==> flow/design.v <==
module a_s(op_a, op_m, as, outp);
   parameter        NBITS = 6;
   input [NBITS:0]  op_a;
   input [NBITS:0]  op_m;
   input            as;
   output [NBITS:0] outp;
   reg [NBITS:0]    outp;
   always @(as or op_a or op_m)
   begin: adder_subt
      if (as == 1'b1)
         outp <= op_a + op_m;
      else
         outp <= op_a - op_m;
   end
endmodule
module div_nr_wsticky(A, B, Q, sticky);
   parameter             NBITS = 6;
   parameter             PBITS = 8;
   input [NBITS-1:0]     A;
   input [NBITS-1:0]     B;
   output [PBITS-1:0]    Q;
   output                sticky;
   parameter [NBITS-1:0] ZEROS = 0;
   reg [NBITS:0]         YY_in[0:PBITS];
   reg [PBITS-1:0]       QQ_in[0:PBITS];
   reg [NBITS:0]         m_cablesIn[0:PBITS];
   wire [NBITS:0]        m_cablesOut[0:PBITS];
   wire [PBITS:0]        a_or_s;
   wire [PBITS-1:0]      QQ;
   wire [NBITS-1:0]      YY;
   wire [NBITS-1:0]      XX;
   assign XX = A;
   assign YY = B;
   assign Q = QQ;
   assign a_or_s[0] = 1'b0;
   always @(*) m_cablesIn[0] <= {1'b0, XX};
   always @(*) YY_in[0] <= {1'b0, YY};
   generate
      begin : xhdl0
         genvar                I;
         for (I = 0; I <= PBITS - 1; I = I + 1)
         begin : divisor
            a_s #(NBITS) int_mod(.op_a(m_cablesIn[I]), .op_m(YY_in[I]), .as(a_or_s[I]), .outp(m_cablesOut[I]));
         end
      end
   endgenerate
   generate
      begin : xhdl1
         genvar                I;
         for (I = 0; I <= PBITS - 1; I = I + 1)
         begin : conex
            assign a_or_s[I + 1] = m_cablesOut[I][NBITS];
            always @(*) m_cablesIn[I + 1] <= {m_cablesOut[I][NBITS - 1:0], 1'b0};
            always @(*) YY_in[I + 1] <= YY_in[I];
            always @(*) QQ_in[I + 1][I] <= a_or_s[I + 1];
            if (I > 0)
            begin : rest
               always @(*) QQ_in[I + 1][I - 1:0] <= QQ_in[I][I - 1:0];
            end
         end
      end
   endgenerate
   generate
      begin : xhdl2
         genvar                I;
         for (I = 0; I <= PBITS - 1; I = I + 1)
         begin : quotient
            assign QQ[I] = (~QQ_in[PBITS][PBITS - 1 - I]);
         end
      end
   endgenerate
   assign sticky = (m_cablesOut[PBITS - 1] == ZEROS) ? 1'b0 : 
                   1'b1;
endmodule
module FP_div(FP_A, FP_B, clk, ce, FP_Z);
   parameter         K = 32;
   parameter         P = 24;
   parameter         E = 8;
   input [K-1:0]     FP_A;
   input [K-1:0]     FP_B;
   input             clk;
   input             ce;
   output [K-1:0]    FP_Z;
   reg [K-1:0]       FP_Z;
   parameter [K-1:0] ZEROS = 1'b0;
   parameter [K-1:0] ONES = 32'hffffffff;
   parameter [E-1:0] BIAS = {1'b0, ONES[E - 2:0]};
   parameter         PBITS = P + 3;
   reg [K-1:0]       A_int;
   reg [K-1:0]       B_int;
   reg [K-1:0]       FP_Z_int;
   wire [E-1:0]      exp_A;
   wire [E-1:0]      exp_B;
   wire [P-1:0]      frac_A;
   wire [P-1:0]      frac_B;
   wire              sign_A;
   wire              sign_B;
   wire              expA_FF;
   wire              expB_FF;
   wire              expA_Z;
   wire              expB_Z;
   wire              fracA_Z;
   wire              fracB_Z;
   wire [E:0]        exp_noBIAS;
   wire [E:0]        exp_Biased;
   wire [E:0]        exp_Biased_Norm;
   wire              isNaN_A;
   wire              isNaN_B;
   wire              isInf_A;
   wire              isInf_B;
   wire              isZero_A;
   wire              isZero_B;
   wire              isNaN;
   wire              isInf;
   wire              isZero;
   wire              sign;
   wire [PBITS-1:0]  frac_div;
   wire [PBITS-1:0]  frac_div_shifted;
   wire [PBITS-2:0]  fr_sh;
   wire [P-2:0]      frac_final;
   wire              underflow;
   wire              overflow;
   wire [E-1:0]      exp_final;
   wire              sticky_bit;
   wire              div_by_zero;
   always @(posedge clk)
      begin
         if (ce == 1'b1)
         begin
            A_int <= FP_A;
            B_int <= FP_B;
         end
      end
   assign sign_A = A_int[K - 1];
   assign sign_B = B_int[K - 1];
   assign exp_A = A_int[K - 2:K - E - 1];
   assign exp_B = B_int[K - 2:K - E - 1];
   assign frac_A = {1'b1, A_int[P - 2:0]};
   assign frac_B = {1'b1, B_int[P - 2:0]};
   assign expA_FF = (A_int[K - 2:K - E - 1] == ONES[K - 2:K - E - 1]) ? 1'b1 : 
                    1'b0;
   assign expB_FF = (B_int[K - 2:K - E - 1] == ONES[K - 2:K - E - 1]) ? 1'b1 : 
                    1'b0;
   assign expA_Z = (A_int[K - 2:K - E - 1] == ZEROS[K - 2:K - E - 1]) ? 1'b1 : 
                   1'b0;
   assign expB_Z = (B_int[K - 2:K - E - 1] == ZEROS[K - 2:K - E - 1]) ? 1'b1 : 
                   1'b0;
   assign fracA_Z = (A_int[P - 2:0] == ZEROS[P - 2:0]) ? 1'b1 : 
                    1'b0;
   assign fracB_Z = (B_int[P - 2:0] == ZEROS[P - 2:0]) ? 1'b1 : 
                    1'b0;
   assign isNaN_A = expA_FF & ((~fracA_Z));
   assign isNaN_B = expB_FF & ((~fracB_Z));
   assign isInf_A = expA_FF;
   assign isInf_B = expB_FF;
   assign isZero_A = expA_Z & fracA_Z;
   assign isZero_B = expB_Z & fracB_Z;
   assign div_by_zero = expB_Z;
   assign isNaN = isNaN_A | isNaN_B;
   assign isInf = isInf_A | isInf_B | div_by_zero;
   assign isZero = isZero_A & (~isZero_B);
   assign exp_noBIAS = ({1'b0, exp_A}) - ({1'b0, exp_B});
   assign exp_Biased = exp_noBIAS + ({1'b0, BIAS});
   assign sign = sign_A ^ sign_B;
   div_nr_wsticky #(P,PBITS) a_div(.A(frac_A), .B(frac_B), .Q(frac_div), .sticky(sticky_bit));
   assign frac_div_shifted = (frac_div[PBITS - 1] == 1'b0) ? {frac_div[PBITS - 2:0], 1'b0} : 
                             frac_div;
   assign exp_Biased_Norm = (frac_div[PBITS - 1] == 1'b0) ? exp_Biased - 1 : 
                            exp_Biased;
   assign exp_final = exp_Biased_Norm[E - 1:0];
   assign overflow = (((exp_Biased_Norm[E:E - 1] == 2'b10) | (exp_Biased_Norm[E:0] == {1'b0, ONES[E - 1:0]}))) ? 1'b1 : 
                     1'b0;
   assign underflow = (((exp_Biased_Norm[E:E - 1] == 2'b11) | (exp_Biased_Norm[E - 1:0] == ZEROS[E - 1:0]))) ? 1'b1 : 
                      1'b0;
   assign fr_sh = frac_div_shifted[PBITS - 2:0];
   assign frac_final = ((fr_sh[2] == 1'b1 & (sticky_bit == 1'b1 | fr_sh[0] == 1'b1 | fr_sh[1] == 1'b1))) ? fr_sh[PBITS - 2:PBITS - P] + 1 : 
                       (((sticky_bit == 1'b1) & (fr_sh[2:0] == 3'b100) & (fr_sh[3] == 1'b1))) ? fr_sh[PBITS - 2:PBITS - P] + 1 : 
                       fr_sh[PBITS - 2:PBITS - P];
   always @(sign or isNaN or isInf or isZero or exp_final or frac_final or underflow or overflow)
   begin: packing
      FP_Z_int[K - 1] <= sign;
      if (isNaN == 1'b1)
      begin
         FP_Z_int[K - 2:P - 1] <= ONES[E - 1:0];
         FP_Z_int[P - 2:0] <= {1'b1, ZEROS[P - 3:0]};
      end
      else if ((isInf == 1'b1) | (overflow == 1'b1))
      begin
         FP_Z_int[K - 2:P - 1] <= ONES[E - 1:0];
         FP_Z_int[P - 2:0] <= ZEROS[P - 2:0];
      end
      else if ((isZero == 1'b1) | (underflow == 1'b1))
      begin
         FP_Z_int[K - 2:P - 1] <= ZEROS[E - 1:0];
         FP_Z_int[P - 2:0] <= ZEROS[P - 2:0];
      end
      else
      begin
         FP_Z_int[K - 2:P - 1] <= exp_final;
         FP_Z_int[P - 2:0] <= frac_final;
      end
   end
   always @(posedge clk)
   begin: final_reg
      begin
         if (ce == 1'b1)
            FP_Z <= FP_Z_int;
      end
   end
endmodule
---- Reports on FP_div ----
The steps from the RTL of FP_div to its reports follow in flow order.
Lines are those of the file above, counted from 1.
Library cell names are shortened.
Not given: n/a
set-up
  top ..................................... FP_div
  clock port .............................. clk
  cell library ............................ sky130hd
  library corner .......................... tt_025C_1v80

---- Word level ----
Counts by Yosys on the flattened word-level netlist (proc, flatten, opt, wreduce). Print and check cells are left out. Cells with the same type and inputs are merged into one.
cells by class
  bitwise logic cells ..................... 47
  muxes and demuxes ....................... 42
  equality and inequality tests ........... 6
  reductions and logical operators ........ 8
  add/sub/neg operators ................... 57
operator list
  cell                                       count
  adder 25 x 24 -> 25 bit                    26
  subtractor 25 x 24 -> 25 bit               26
  2-to-1 mux 25 bit                          26
  2-to-1 mux 23 bit                          4
  zero test 23 bit                           2
  inverter 1 bit                             29
  2-to-1 mux 26 bit                          1
  subtractor 24 x 24 -> 25 bit               1
  zero test 25 bit                           1
  zero test 8 bit                            3
  adder 23 x 1 -> 23 bit with constant B     1
  == test 8 bit with constant B              2
  bitwise OR 1 bit                           9
  subtractor 8 x 8 -> 9 bit                  1
  subtractor 9 x 1 -> 9 bit with constant B  1
  adder 9 x 7 -> 9 bit with constant B       1
  == test 9 x 8 -> 1 bit with constant B     1
  2-to-1 mux 9 bit                           1
  2-to-1 mux 1 bit                           9
  bitwise AND 1 bit                          8
  2-to-1 mux 8 bit                           1
  == test 2 bit with constant B              2
  == test 3 bit with constant B              1
  OR reduction 3 bit                         1
  OR reduction 2 bit                         1
  XOR 1 bit                                  1
word-level totals
  bits in registers ....................... 96
  output and inout port bits .............. 32
  bits of input ports ..................... 66

---- Logic depth ----
Longest topological path by Yosys (ltp), each cell counted once; first at word level (registers and memories cut), then after technology mapping (sequential cells cut; the memories' decode and read muxes count).
depth
  word-level depth ........................ 62
  ABC_AREA ................................ 0
  depth in mapped cells ................... 460
  mapped depth without buffers ............ 441

---- Netlist ----
Yosys stat after the flow's synthesis: flattened, memories mapped to cells. It holds for the ABC_AREA given above (unset counts as 0); a run with the other value may have another netlist.
The area totals of this step are shown rounded.
cells by type
  cell      count  area in all (um2)
  ha_1      1100   13763.2
  xnor2_1   564    4.94E+03
  nor2_1    1243   4.67E+03
  a21oi_1   794    3.97E+03
  edfxtp_1  96     2.88E+03
  mux2i_1   265    2.65E+03
  o21bai_1  312    2.34E+03
  a21o_1    260    1.95E+03
  o21ai_0   332    1.66E+03
  inv_1     360    1.35E+03
  nand2_1   320    1.2E+03
  xor2_1    110    963.424
  nand2b_1  116    725.696
  fa_1      26     520.499
  nor3_1    90     450.432
  nor2b_1   69     431.664
  clkbuf_1  79     296.534
  nand3_1   55     275.264
Other cell types: 89; their cells: 715.
synthesis totals
  standard cells after synthesis .......... 6906
  synthesis area .......................... 0.051 mm2
  mapped flip-flops ....................... 96
By module: a second synthesis without flattening, with its own total; a netlist apart from the flattened one above.
unflattened totals
  cell total of the unflattened synthesis .. 7714
  area (unflattened synthesis) ............ 0.055 mm2
Rows give one instance, submodules left out.
modules
  module           times used  seq. area (mm2)  cells  area (mm2)
  a_s #(NBITS=24)  27          0                269    0.0018
  FP_div           1           0.0029           414    0.0052
  div_nr_wsticky   1           0                37     0.00016

---- Path before layout ----
Path of least setup slack by OpenSTA after synthesis, without wires, with an ideal clock, recovery checks aside; 20% of the period is set as input and as output delay. Where synthesis merged equal registers, the netlist keeps one of their names.
path post-synthesis
  path kind ............................... register to register
  start ................................... register B_int[2]
  end ..................................... register FP_Z[18]
  launch time at the first pin ............ 0.000 ns
  buffers on the path ..................... 24
  arrival ................................. 60.649 ns
  path slack .............................. 19.083 ns
  clock period ............................ 80.0 ns
  path delay .............................. 60.917 ns
  required time ........................... 79.732 ns
  stages .................................. 366
  synthesis period reached ................ 60.917 ns
"path delay" is the arrival time less input delay plus setup time.
"stages" counts driving pins, that of a launching flip-flop among them; a cell with two outputs on the path counts twice.
"synthesis period reached" = period - worst setup slack (recovery checks aside). The figure is calculated, with input and output delays left at 20% of the set period.
Between the ends stands the longest chain of elaborated cells between them, by number of cells; it is not shown to be the way that was timed. Of several equally long chains one is given.
A line is the first line of the expression or statement that the cell stems from. Yosys adds cells for indexed reads and writes and turns some case tables into memories.
on the way, post-synthesis
  path through ............................ edfxtp_1 inv_1 ha_1 nor2b_1 o31ai_1 nor2b_1 nor2b_1 o21ai_0 nand2b_1 a21o_1 a21oi_1 xnor2_1 ha_1 nor4_1 inv_1 a211oi_1 nor2_1 o31ai_1 [330 not listed] a21o_1 a21o_1 a21o_1 a21o_1 a21o_1 a21o_1 a21o_1 a21o_1 a21oi_1 nor3b_1 o21a_1 nor3_1 xnor2_1 o221ai_1 buf_2 nor4_1 xor2_1 o22ai_1
  length of the longest elaborated chain .. 59
RTL lines, path post-synthesis
  element                         line  text
  start: declaration              90    reg [K-1:0]       B_int;
  start: assignment               131   B_int <= FP_B;
  subtractor 24 x 24 -> 25 bit    13    outp <= op_a - op_m;
  subtractor 25 x 24 -> 25 bit    13
  2-to-1 mux 25 bit               10    if (as == 1'b1)
  subtractor 25 x 24 -> 25 bit    13
  2-to-1 mux 25 bit               10
  subtractor 25 x 24 -> 25 bit    13
  2-to-1 mux 25 bit               10
  [44 not listed]                 n/a
  2-to-1 mux 25 bit               10
  inverter 1 bit                  68    assign QQ[I] = (~QQ_in[PBITS][PBITS - 1 - I]);
  2-to-1 mux 26 bit               166   assign frac_div_shifted = (frac_div[PBITS - 1] == 1'b0) ? {frac_div[PBITS - 2:0], 1'b0} :
  == test 3 bit                   177   (((sticky_bit == 1'b1) & (fr_sh[2:0] == 3'b100) & (fr_sh[3] == 1'b1))) ? fr_sh[PBITS - 2:PBITS - P] + 1 :
  bitwise AND 1 bit (2 in a row)  177
  2-to-1 mux 23 bit               177
  2-to-1 mux 23 bit               176   assign frac_final = ((fr_sh[2] == 1'b1 & (sticky_bit == 1'b1 | fr_sh[0] == 1'b1 | fr_sh[1] == 1'b1))) ? fr_sh[ ...
  end: assignment                 207   FP_Z <= FP_Z_int;
  end: declaration                83    output [K-1:0]    FP_Z;

---- Worst path after layout ----
Path of least setup slack in the final report of run B (OpenROAD, finished layout, wires in). Where an end is a register, its clock arrival counts in the times.
path after layout
  path kind ............................... register to register
  start ................................... register B_int[2]
  end ..................................... register FP_Z[15]
  buffers on the path ..................... 11
  launch time at the first pin ............ 0.47 ns
  path slack .............................. 22.79 ns
  arrival ................................. 69.77 ns
  required time ........................... 92.56 ns
  stages .................................. 367
  clock period ............................ 92.4 ns
Between the ends stands the longest chain of elaborated cells between them, by number of cells; it is not shown to be the way that was timed. Of several equally long chains one is given.
on the way, after layout
  path through ............................ edfxtp_1 inv_2 ha_1 nor2b_1 o31ai_1 nor2b_1 nor2b_1 o21ai_0 nand2b_1 a21o_1 a21oi_1 xnor2_1 ha_1 nor4_1 inv_1 a211oi_1 nor2_1 o31ai_1 [331 not listed] a21o_1 a21o_1 a21o_1 a21o_1 a21o_1 a21o_1 a21o_1 a21o_1 a21o_1 a21oi_1 nor3b_1 o21a_1 nor3_1 xor2_1 a211oi_2 buf_4 a21oi_1 nor3_1
  length of the longest elaborated chain .. 59
RTL lines, path after layout
  element                         line  text
  start: declaration              90    reg [K-1:0]       B_int;
  start: assignment               131   B_int <= FP_B;
  subtractor 24 x 24 -> 25 bit    13    outp <= op_a - op_m;
  subtractor 25 x 24 -> 25 bit    13
  2-to-1 mux 25 bit               10    if (as == 1'b1)
  subtractor 25 x 24 -> 25 bit    13
  2-to-1 mux 25 bit               10
  subtractor 25 x 24 -> 25 bit    13
  2-to-1 mux 25 bit               10
  [44 not listed]                 n/a
  2-to-1 mux 25 bit               10
  inverter 1 bit                  68    assign QQ[I] = (~QQ_in[PBITS][PBITS - 1 - I]);
  2-to-1 mux 26 bit               166   assign frac_div_shifted = (frac_div[PBITS - 1] == 1'b0) ? {frac_div[PBITS - 2:0], 1'b0} :
  == test 3 bit                   177   (((sticky_bit == 1'b1) & (fr_sh[2:0] == 3'b100) & (fr_sh[3] == 1'b1))) ? fr_sh[PBITS - 2:PBITS - P] + 1 :
  bitwise AND 1 bit (2 in a row)  177
  2-to-1 mux 23 bit               177
  2-to-1 mux 23 bit               176   assign frac_final = ((fr_sh[2] == 1'b1 & (sticky_bit == 1'b1 | fr_sh[0] == 1'b1 | fr_sh[1] == 1'b1))) ? fr_sh[ ...
  end: assignment                 207   FP_Z <= FP_Z_int;
  end: declaration                83    output [K-1:0]    FP_Z;

Data sheet: physical implementation of FP_div

Top module FP_div; platform sky130hd; tools Yosys and OpenROAD; 2 stored runs in no particular order. Input and output delays are each 20% of the period that was set; the output load is 0.01 pF.
"period achieved" = clock period - worst setup slack. The figure is calculated, with input and output delays left at 20% of the set period.
By "worst path time" is meant the share of the clock period that the worst setup path is allowed (20% is reserved at inputs, 20% at outputs), minus its slack. Clock arrival times at its registers enter into it.
Measured values are rounded.

---- run A ----
settings
  CAP_MARGIN = 0
  CELL_PAD_IN_SITES_GLOBAL_PLACEMENT = 2
  CORE_UTILIZATION = 60
  CTS_CLUSTER_SIZE = 59
  GPL_ROUTABILITY_DRIVEN = 1
  PLACE_DENSITY_LB_ADDON = 0.19
  SETUP_SLACK_MARGIN = 5.0
  SLEW_MARGIN = 25
  period_ns = 116.0
  CORE_MARGIN = 2
results
  did not finish, placement stopped with FLW-0024

---- run B ----
settings
  ABC_AREA = 0
  CELL_PAD_IN_SITES_DETAIL_PLACEMENT = 0
  CORE_ASPECT_RATIO = 1.79
  CORE_UTILIZATION = 18
  GPL_ROUTABILITY_DRIVEN = 0
  GPL_TIMING_DRIVEN = 1
  HOLD_SLACK_MARGIN = 0.07
  PLACE_DENSITY_LB_ADDON = 0.3
  SLEW_MARGIN = 5
  period_ns = 92.4
  CAP_MARGIN = 20
  CORE_MARGIN = 2
results
  area of the synthesized netlist ......... 0.051 mm2
  die footprint ........................... 0.29 mm2
  standard-cell area after layout ......... 0.057 mm2
  final utilization ....................... 20 %
  worst slack on setup checks ............. 23 ns
  total negative setup slack .............. 0.000 ns
  worst hold slack in the final report .... 0.62 ns
  period achieved ......................... 69.609 ns
  worst path time ......................... 69.61 ns
  worst path kind ......................... register to register
